==> flow/design.v <==
module converter (
    input wire [15:0] fixed_in,     
    output reg [15:0] float_out     
);
    reg sign;                       
    reg [4:0] exponent;             
    reg [10:0] mantissa;            
    reg [15:0] magnitude;           
    reg [4:0] leading_one;          
    always @(*) begin
        sign = fixed_in[15];                        
        magnitude = sign ? (~fixed_in + 1) : fixed_in;  
        casez (magnitude)
            16'b1???????????????: leading_one = 5'd15;
            16'b01??????????????: leading_one = 5'd14;
            16'b001?????????????: leading_one = 5'd13;
            16'b0001????????????: leading_one = 5'd12;
            16'b00001???????????: leading_one = 5'd11;
            16'b000001??????????: leading_one = 5'd10;
            16'b0000001?????????: leading_one = 5'd9;
            16'b00000001????????: leading_one = 5'd8;
            16'b000000001???????: leading_one = 5'd7;
            16'b0000000001??????: leading_one = 5'd6;
            16'b00000000001?????: leading_one = 5'd5;
            16'b000000000001????: leading_one = 5'd4;
            16'b0000000000001???: leading_one = 5'd3;
            16'b00000000000001??: leading_one = 5'd2;
            16'b000000000000001?: leading_one = 5'd1;
            16'b0000000000000001: leading_one = 5'd0;
            default: leading_one = 5'd0;
        endcase
        if (magnitude == 16'b0) begin
            exponent = 5'd0;     
            mantissa = 10'd0;
        end else begin
            exponent = 5'd15 + leading_one;  
            mantissa = (magnitude << (15 - leading_one)) >> 5; 
        end
        float_out = {sign, exponent, mantissa[9:0]};
    end
endmodule
`timescale 1ns / 1ps
module fifo #(
    parameter DATA_WIDTH = 8,
    parameter FIFO_DEPTH = 16
) (
    input wire clk,               
    input wire write_reset,      
    input wire write_enable,
    input wire [DATA_WIDTH-1:0] write_data,
    input wire fast_clk,          
    input wire read_reset,
    input wire read_enable,
    output reg [DATA_WIDTH-1:0] read_data,
    output reg empty_flag,
    output reg full_flag
);
    localparam POINTER_WIDTH = $clog2(FIFO_DEPTH);
    reg [DATA_WIDTH-1:0] memory[FIFO_DEPTH-1:0];
    reg [POINTER_WIDTH:0] write_pointer;
    reg [POINTER_WIDTH:0] write_pointer_gray;
    reg [POINTER_WIDTH:0] read_pointer_gray_sync_w;
    reg [POINTER_WIDTH:0] read_pointer;
    reg [POINTER_WIDTH:0] read_pointer_gray;
    reg [POINTER_WIDTH:0] write_pointer_gray_sync_r;
    always @(posedge clk or posedge write_reset) begin
        if (write_reset) begin
            write_pointer <= 0;
            write_pointer_gray <= 0;
        end else if (write_enable && !full_flag) begin
            memory[write_pointer[POINTER_WIDTH-1:0]] <= write_data;
            write_pointer <= write_pointer + 1;
            write_pointer_gray <= (write_pointer + 1) ^ ((write_pointer + 1) >> 1);  
        end
    end
    always @(posedge fast_clk or posedge read_reset) begin
        if (read_reset) begin
            read_pointer <= 0;
            read_pointer_gray <= 0;
        end else if (read_enable && !empty_flag) begin
            read_data <= memory[read_pointer[POINTER_WIDTH-1:0]];
            read_pointer <= read_pointer + 1;
            read_pointer_gray <= (read_pointer + 1) ^ ((read_pointer + 1) >> 1);  
        end
    end
    always @(posedge clk) begin
        read_pointer_gray_sync_w <= read_pointer_gray;  
    end
    always @(posedge fast_clk) begin
        write_pointer_gray_sync_r <= write_pointer_gray;  
    end
    always @(*) begin
        empty_flag = (read_pointer_gray == write_pointer_gray_sync_r);
        full_flag = (write_pointer_gray == {~read_pointer_gray_sync_w[POINTER_WIDTH:POINTER_WIDTH-1], read_pointer_gray_sync_w[POINTER_WIDTH-2:0]});
    end
endmodule
module imem (
    input wire clk,                        
    input wire rst,                        
    input wire shift_enable,               
    input wire [15:0] new_value,           
    output reg [1023:0] data_out           
);
    reg [15:0] memory [0:63];
    integer i;
    always @(posedge clk or posedge rst) begin
        if (rst) begin
            for (i = 0; i < 64; i = i + 1) begin
                memory[i] <= 16'b0;
            end
        end else if (shift_enable) begin
            for (i = 63; i > 0; i = i - 1) begin
                memory[i] <= memory[i-1];
            end
            memory[0] <= new_value;
        end
    end
    always @(posedge clk or posedge rst) begin
        if (rst) begin
            data_out <= 1024'b0;
        end else begin
            for (i = 0; i < 64; i = i + 1) begin
                data_out[(i*16) +: 16] <= memory[i];
            end
        end
    end
endmodule
module multiplier (
	input wire [15:0] a,
	input wire [15:0] b,
	output reg [31:0] product
);
	always @(*) begin
    	product = a * b;   
	end
endmodule
module alu_mac (
	input wire clk,
	input wire reset,
	input wire [1023:0] d,    	 
	input wire [1023:0] cmem, 	 
	output reg [31:0] out,    	 
	output reg done           	 
);
	reg [5:0] tap_index;      	 
	reg [31:0] sum;           	 
	wire [31:0] product;      	 
	wire [15:0] d_element;    	 
	wire [15:0] cmem_element; 	 
	assign d_element = d[(tap_index * 16) +: 16];
	assign cmem_element = cmem[(tap_index * 16) +: 16];
	multiplier mult_inst (
    	.a(d_element),
    	.b(cmem_element),
    	.product(product)
	);
	always @(posedge clk or posedge reset) begin
    	if (reset) begin
        	sum <= 32'b0;            
        	tap_index <= 6'b0;      
        	out <= 32'b0;           
        	done <= 1'b0;           
    	end else begin
        	if (tap_index < 63) begin
            	sum <= sum + product;   
            	tap_index <= tap_index + 1;  
            	done <= 1'b0;          
        	end else begin
            	sum <= sum + product;   
            	out <= sum;             
            	tap_index <= 6'b0;      
            	sum <= 32'b0;           
            	done <= 1'b1;           
        	end
    	end
	end
endmodule
module control (
    input wire clk,                  
    input wire fast_clk,             
    input wire reset,                
    input wire fifo_full,            
    input wire fifo_empty,           
    input wire mac_done,             
    output reg write_enable,         
    output reg read_enable,          
    output reg shift_enable,         
    output reg start_mac,            
    output reg done                  
);
    reg reset_sync1_clk, reset_sync2_clk;
    always @(posedge clk) begin
        reset_sync1_clk <= reset;
        reset_sync2_clk <= reset_sync1_clk;
    end
    wire synced_reset_clk = reset_sync2_clk;
    reg reset_sync1_fast, reset_sync2_fast;
    always @(posedge fast_clk) begin
        reset_sync1_fast <= reset;
        reset_sync2_fast <= reset_sync1_fast;
    end
    wire synced_reset_fast = reset_sync2_fast;
    typedef enum logic [1:0] {
        WRITE_IDLE,    
        FIFO_WRITE     
    } write_state_t;
    write_state_t write_state, next_write_state;
    typedef enum logic [2:0] {
        READ_IDLE,     
        FIFO_READ,     
        IMEM_SHIFT,    
        START_MAC,     
        WAIT_DONE      
    } read_state_t;
    read_state_t read_state, next_read_state;
    always @(posedge clk or posedge synced_reset_clk) begin
        if (synced_reset_clk) begin
            write_state <= WRITE_IDLE;
        end else begin
            write_state <= next_write_state;
        end
    end
    always @(*) begin
        case (write_state)
            WRITE_IDLE: begin
                if (!fifo_full)
                    next_write_state = FIFO_WRITE;  
                else
                    next_write_state = WRITE_IDLE;
            end
            FIFO_WRITE: begin
                if (fifo_full)
                    next_write_state = WRITE_IDLE;  
                else
                    next_write_state = FIFO_WRITE;
            end
            default: next_write_state = WRITE_IDLE;
        endcase
    end
    always @(posedge clk or posedge synced_reset_clk) begin
        if (synced_reset_clk) begin
            write_enable <= 1'b0;
        end else begin
            write_enable <= (write_state == FIFO_WRITE);
        end
    end
    always @(posedge fast_clk or posedge synced_reset_fast) begin
        if (synced_reset_fast) begin
            read_state <= READ_IDLE;
        end else begin
            read_state <= next_read_state;
        end
    end
    always @(*) begin
        case (read_state)
            READ_IDLE: begin
                if (!fifo_empty)
                    next_read_state = FIFO_READ;  
                else
                    next_read_state = READ_IDLE;
            end
            FIFO_READ: begin
                next_read_state = IMEM_SHIFT;     
            end
            IMEM_SHIFT: begin
                next_read_state = START_MAC;      
            end
            START_MAC: begin
                next_read_state = WAIT_DONE;      
            end
            WAIT_DONE: begin
                if (mac_done)
                    next_read_state = READ_IDLE;  
                else
                    next_read_state = WAIT_DONE;
            end
            default: next_read_state = READ_IDLE;
        endcase
    end
    always @(posedge fast_clk or posedge synced_reset_fast) begin
        if (synced_reset_fast) begin
            read_enable <= 1'b0;
            shift_enable <= 1'b0;
            start_mac <= 1'b0;
            done <= 1'b0;
        end else begin
            read_enable <= (read_state == FIFO_READ);
            shift_enable <= (read_state == IMEM_SHIFT);
            start_mac <= (read_state == START_MAC);
            done <= (read_state == WAIT_DONE && mac_done);
        end
    end
endmodule
module datapath (
    input wire clk,                   
    input wire fast_clk,              
    input wire reset,                 
    input wire write_enable,          
    input wire read_enable,           
    input wire shift_enable,          
    input wire cen,                   
    input wire wen,                   
    input wire [5:0] addr,            
    input wire [15:0] input_data,     
    input wire [1023:0] cmem_data_in,  
    output wire [31:0] result,        
    output wire fifo_empty,           
    output wire fifo_full,            
    output wire done                  
);
    wire [15:0] fifo_out;             
    wire [15:0] float_data;           
    wire [1023:0] imem_data;          
    wire [1023:0] cmem_flat_data;     
    wire [31:0] alu_out;              
    wire mac_done;                    
    fifo #(
        .DATA_WIDTH(16),
        .FIFO_DEPTH(64)
    ) fifo_inst (
        .clk(clk),
        .write_reset(reset),
        .write_enable(write_enable),
        .write_data(input_data),
        .fast_clk(fast_clk),
        .read_reset(reset),
        .read_enable(read_enable),
        .read_data(fifo_out),
        .empty_flag(fifo_empty),
        .full_flag(fifo_full)
    );
    converter converter_inst (
        .fixed_in(fifo_out),        
        .float_out(float_data)      
    );
    imem imem_inst (
        .clk(clk),
        .rst(reset),
        .shift_enable(shift_enable),
        .new_value(float_data),     
        .data_out(imem_data)
    );
    assign cmem_flat_data = cmem_data_in;
    alu_mac alu_mac_inst (
        .clk(fast_clk),
        .reset(reset),
        .d(imem_data),               
        .cmem(cmem_flat_data),       
        .out(alu_out),
        .done(mac_done)
    );
    assign result = alu_out;
    assign done = mac_done;
endmodule
module top_module (
    input wire clk,                 
    input wire reset,               
    input wire [15:0] input_data,   
    input wire [1023:0] cmem_data_in,  
    output wire [31:0] result,      
    output wire done                
);
    wire write_enable;      
    wire read_enable;       
    wire shift_enable;      
    wire fifo_empty;        
    wire fifo_full;         
    wire mac_done;          
    control control_inst (
        .clk(clk),
        .fast_clk(clk),
        .reset(reset),
        .fifo_full(fifo_full),
        .fifo_empty(fifo_empty),
        .mac_done(mac_done),
        .write_enable(write_enable),
        .read_enable(read_enable),
        .shift_enable(shift_enable),
        .done(done)
    );
    datapath datapath_inst (
        .clk(clk),
        .fast_clk(clk),
        .reset(reset),
        .write_enable(write_enable),
        .read_enable(read_enable),
        .shift_enable(shift_enable),
        .input_data(input_data),
        .cmem_data_in(cmem_data_in),
        .result(result),
        .fifo_empty(fifo_empty),
        .fifo_full(fifo_full),
        .done(mac_done)
    );
endmodule
Reports on top_module:

What the tools print for top_module, step after step.
Line numbers count from 1 in the design file above.
Operators: Yosys type, input widths -> output width; for muxes data width and select width s.
Cell names lack the library's common part.
The mark - stands for no value.

* design top: top_module
* clock input: clk
* standard-cell library: sky130hd
* corner: tt_025C_1v80

Elaborated design:

Source: Yosys, flattened and elaborated. Widths are those after wreduce. Registers that Yosys merges into a memory's read port (data or address) are not register bits. Print and check cells do not count. Equal cells are merged and count once.

* register bits after elaboration: 3212
* word-level cells: 401
* output and inout bits: 33
* input bits: 1042

* bitwise gates (word level): 5
* magnitude comparators: 1
* $mul: 1
* reduce/logical cells: 76
* mux-type cells: 13
* $add $sub $neg: 7
* shift-type cells: 3
* equal/unequal tests: 147

Operators by type and width (number)
* $shiftx 1024x11->16: 2
* $pmux 16 s64: 1
* $mul 16x16->32: 1
* $eq 6x6->1 const B: 64
* $reduce_and 3->1: 64
* $eq 6x5->1 const B: 32
* $eq 6x4->1 const B: 16
* $pmux 4 s15: 1
* $eq 6x3->1 const B: 8
* $shl 16x32->15: 1
* $add 32x32->32: 1
* $mux 32: 1
* $eq 6x2->1 const B: 4
* $eq 6x1->1 const B: 3
* $add 16x1->16 const B: 1
* $not 16->16: 1
* $logic_not 16->1: 1
* $add 7x1->8 const B: 2
* $mux 16: 1
* $eq 15x1->1 const B: 1
* $pmux 3 s5: 1
* $eq 14x1->1 const B: 1
* $eq 7x7->1: 2
* $xor 7x7->7: 2
* $eq 13x1->1 const B: 1
* $eq 12x1->1 const B: 1
* $logic_not 6->1: 2
* $eq 11x1->1 const B: 1

Other operator kinds: 28; their cells: 36.

Depth:

Depth = most cells in a row (Yosys ltp): at word level without a register or memory, in the mapped netlist without a sequential cell, where the memories' decode and read muxes count.

* word-level depth: 8
* ABC_AREA: 1
* depth in mapped cells: 40
* mapped depth without buffers: 36

Mapped cells and area:

Yosys stat after the flow's synthesis: flattened, memories mapped to cells. It holds for the ABC_AREA given above (unset counts as 0); a run with the other value may have another netlist.

* buffer cells: 818
* sequential area: 85478.2 um^2
* cell count: 13218
* flip-flops: 3211
* cell area after synthesis: 135711.4 um^2

Cells by type
* dfrtp_1: number 2154, area in all 5.39E+04 um^2
* edfxtp_1: number 1040, area in all 3.12E+04 um^2
* o21ai_0: number 2397, area in all 1.2E+04 um^2
* nand2_1: number 1905, area in all 7.15E+03 um^2
* nor2_1: number 1604, area in all 6.02E+03 um^2
* inv_1: number 1266, area in all 4.75E+03 um^2
* fa_1: number 225, area in all 4504.32 um^2
* o22ai_1: number 643, area in all 4.02E+03 um^2
* clkbuf_1: number 555, area in all 2.08E+03 um^2
* nand3_1: number 305, area in all 1.53E+03 um^2
* ha_1: number 110, area in all 1376.32 um^2
* buf_2: number 202, area in all 1010.97 um^2
* a221oi_1: number 114, area in all 998.458 um^2
* nand4_1: number 106, area in all 663.136 um^2
* a22o_1: number 56, area in all 490.47 um^2
* dfxtp_1: number 16, area in all 320.307 um^2
* a21oi_1: number 52, area in all 260.25 um^2
* xor2_1: number 29, area in all 253.994 um^2

Other cell types: 46; their cells: 439.

Path before layout:

OpenSTA on the mapped netlist: ideal clock, no wires. The path of least setup slack (recovery checks aside). Input and output delay are each 20% of the period. Register names are those of the netlist, which keeps one name where synthesis merged equal registers.

* path kind: input to register
* start point: in cmem_data_in[84]
* end point: reg datapath_inst.alu_mac_inst.sum[28]
* arrival: 8.227 ns
* library setup time: 0.119 ns
* path delay: 5.946 ns
* buffers on the path: 1
* launch time at the first pin: 2.400 ns
* required time: 11.881 ns
* external input delay: 2.400 ns
* setup slack: 3.654 ns
* clock period: 12.0 ns
* stages: 34
* synthesis period reached: 8.346 ns

"path delay" is the arrival time less input delay plus setup time.
"stages" counts driving pins, that of a launching flip-flop among them; a cell with two outputs on the path counts twice.
"synthesis period reached" = period - worst setup slack (recovery checks aside). The figure is calculated, with input and output delays left at 20% of the set period.
Between the ends stands the longest chain of elaborated cells between them, by number of cells; it is not shown to be the way that was timed. Of several equally long chains one is given.
Each line given opens the expression or statement behind the cell; cells for indexed reads and writes are added by Yosys, which also makes memories of some case tables.
At most two assigning lines are given for a register; there are more.

* cell sequence: o21ai_0 o22ai_1 or2_2 o211ai_1 o211ai_1 o21ai_0 o21ai_0 inv_1 buf_2 nor2_1 fa_1 inv_1 fa_1 fa_1 fa_1 inv_1 fa_1 inv_1 fa_1 inv_1 ha_1 a21oi_1 inv_1 a31oi_1 a21boi_0 inv_1 nand2_1 nand2_1 nand2_1 o21ai_1 nand3_1 nand3_1 nand2_1 nor2_1
* cells in the longest elaborated chain: 4
* elaborated cells on any way between the ends: 4
* those cells by class: add/sub (1); mul (1); shift (1); mux (1)

RTL lines, path post-synthesis
* start: declaration: RTL line 359 `input wire [1023:0] cmem_data_in,`
* $shiftx 1024x11->16: RTL line 151 `assign cmem_element = cmem[(tap_index * 16) +: 16];`
* $mul 16x16->32: RTL line 134
* $add 32x32->32: RTL line 165
* $mux 32: RTL line 164 `if (tap_index < 63) begin`
* end: assignment: RTL line 165
* end: assignment: RTL line 169
* end: declaration: RTL line 146 `reg [31:0] sum;`

Worst path after layout:

Path of least setup slack in the final report of flow run 1 (OpenROAD, finished layout, wires in). Where an end is a register, its clock arrival counts in the times.

* path kind: input to register
* start point: in cmem_data_in[149]
* end point: reg datapath_inst.alu_mac_inst.sum[21]
* arrival: 12.36 ns
* setup slack: 5.65 ns
* library setup time: 0.12 ns
* required time: 18.02 ns
* stages: 30
* buffers on the path: 1
* external input delay: 3.44 ns
* launch time at the first pin: 3.44 ns
* clock period: 17.2 ns

Between the ends stands the longest chain of elaborated cells between them, by number of cells; it is not shown to be the way that was timed. Of several equally long chains one is given.
At most two assigning lines are given for a register; there are more.

* cell sequence: clkdlybuf4s50_1 o21ai_0 o22ai_1 o21ai_0 o221ai_1 o21ai_0 o21ai_1 inv_1 nor2_1 fa_1 inv_1 fa_1 fa_1 inv_1 ha_1 fa_1 inv_1 fa_1 inv_1 ha_1 a21oi_1 o21ai_0 a21oi_1 inv_1 a21oi_1 o21ai_0 a31oi_1 o21ai_0 xnor2_1 nor2_1
* cells in the longest elaborated chain: 4
* elaborated cells on any way between the ends: 4
* those cells by class: add/sub (1); mul (1); shift (1); mux (1)

RTL lines, path post-layout
* start: declaration: RTL line 359 `input wire [1023:0] cmem_data_in,`
* $shiftx 1024x11->16: RTL line 151 `assign cmem_element = cmem[(tap_index * 16) +: 16];`
* $mul 16x16->32: RTL line 134
* $add 32x32->32: RTL line 165
* $mux 32: RTL line 164 `if (tap_index < 63) begin`
* end: assignment: RTL line 165
* end: assignment: RTL line 169
* end: declaration: RTL line 146 `reg [31:0] sum;`

Lab notebook: top_module

Design top_module on sky130hd. What follows are 4 stored runs of the flow, each under its own settings; their order means nothing. The constraints put input and output delay at 20% of the set period each and load the outputs with 0.01 pF.
"period achieved" = clock period - worst setup slack. The figure is calculated, with input and output delays left at 20% of the set period.
"total power after layout" rests on the timing tool's default activity at the inputs, not on a simulated workload.

### Flow run 1

Settings: `ABC_AREA=1`, `CAP_MARGIN=10`, `CELL_PAD_IN_SITES_DETAIL_PLACEMENT=2`, `CELL_PAD_IN_SITES_GLOBAL_PLACEMENT=3`, `CORE_ASPECT_RATIO=0.78`, `CORE_MARGIN=4`, `CORE_UTILIZATION=29`, `CTS_CLUSTER_DIAMETER=358`, `CTS_CLUSTER_SIZE=20`, `GPL_ROUTABILITY_DRIVEN=0`, `GPL_TIMING_DRIVEN=1`, `HOLD_SLACK_MARGIN=0.17`, `PLACE_DENSITY_LB_ADDON=0.15`, `period_ns=17.2`, `SLEW_MARGIN=20`

- Area inside the die boundary: 479062.0 um^2
- Total negative slack: 0.000 ns
- Total power after layout: 13.049 mW
- Netlist area reported by Yosys: 135711.4 um^2
- Standard-cell area after layout: 158263.0 um^2
- Period achieved: 11.545 ns
- Utilization after routing: 34.0 %
- Lowest setup slack: 5.655 ns

### Flow run 2

Settings: `CAP_MARGIN=40`, `CELL_PAD_IN_SITES_DETAIL_PLACEMENT=1`, `CELL_PAD_IN_SITES_GLOBAL_PLACEMENT=1`, `CTS_CLUSTER_DIAMETER=285`, `CTS_CLUSTER_SIZE=69`, `MAX_ROUTING_LAYER=met5`, `PLACE_DENSITY=0.92`, `SETUP_SLACK_MARGIN=0.92`, `SLEW_MARGIN=0`, `TNS_END_PERCENT=65`, `period_ns=11.7`, `CORE_MARGIN=2`, `CORE_UTILIZATION=40`

- Area inside the die boundary: 335079.0 um^2
- Total negative slack: 0.000 ns
- Total power after layout: 17.049 mW
- Netlist area reported by Yosys: 132185.5 um^2
- Standard-cell area after layout: 152396.0 um^2
- Period achieved: 10.731 ns
- Utilization after routing: 46.2 %
- Lowest setup slack: 0.969 ns

### Flow run 3

Settings: `ABC_AREA=1`, `CORE_UTILIZATION=51`, `CTS_CLUSTER_DIAMETER=346`, `CTS_CLUSTER_SIZE=48`, `GPL_ROUTABILITY_DRIVEN=1`, `PLACE_DENSITY_LB_ADDON=0.24`, `SETUP_SLACK_MARGIN=0.99`, `period_ns=8.68`, `CAP_MARGIN=20`, `CORE_MARGIN=2`, `SLEW_MARGIN=20`

- Area inside the die boundary: 270244.0 um^2
- Total negative slack: 0.000 ns
- Total power after layout: 22.837 mW
- Netlist area reported by Yosys: 135711.4 um^2
- Standard-cell area after layout: 160775.0 um^2
- Period achieved: 7.882 ns
- Utilization after routing: 60.7 %
- Lowest setup slack: 0.798 ns

### Flow run 4

Settings: `CAP_MARGIN=35`, `CELL_PAD_IN_SITES_DETAIL_PLACEMENT=0`, `CELL_PAD_IN_SITES_GLOBAL_PLACEMENT=1`, `CTS_CLUSTER_DIAMETER=285`, `CTS_CLUSTER_SIZE=69`, `MAX_ROUTING_LAYER=met4`, `PLACE_DENSITY_LB_ADDON=0.15`, `SETUP_SLACK_MARGIN=-0.87`, `SLEW_MARGIN=0`, `TNS_END_PERCENT=65`, `period_ns=11.7`, `CORE_MARGIN=2`, `CORE_UTILIZATION=40`

- Area inside the die boundary: 335079.0 um^2
- Total negative slack: 0.000 ns
- Total power after layout: 16.959 mW
- Netlist area reported by Yosys: 132185.5 um^2
- Standard-cell area after layout: 151776.0 um^2
- Period achieved: 10.975 ns
- Utilization after routing: 46.0 %
- Lowest setup slack: 0.725 ns
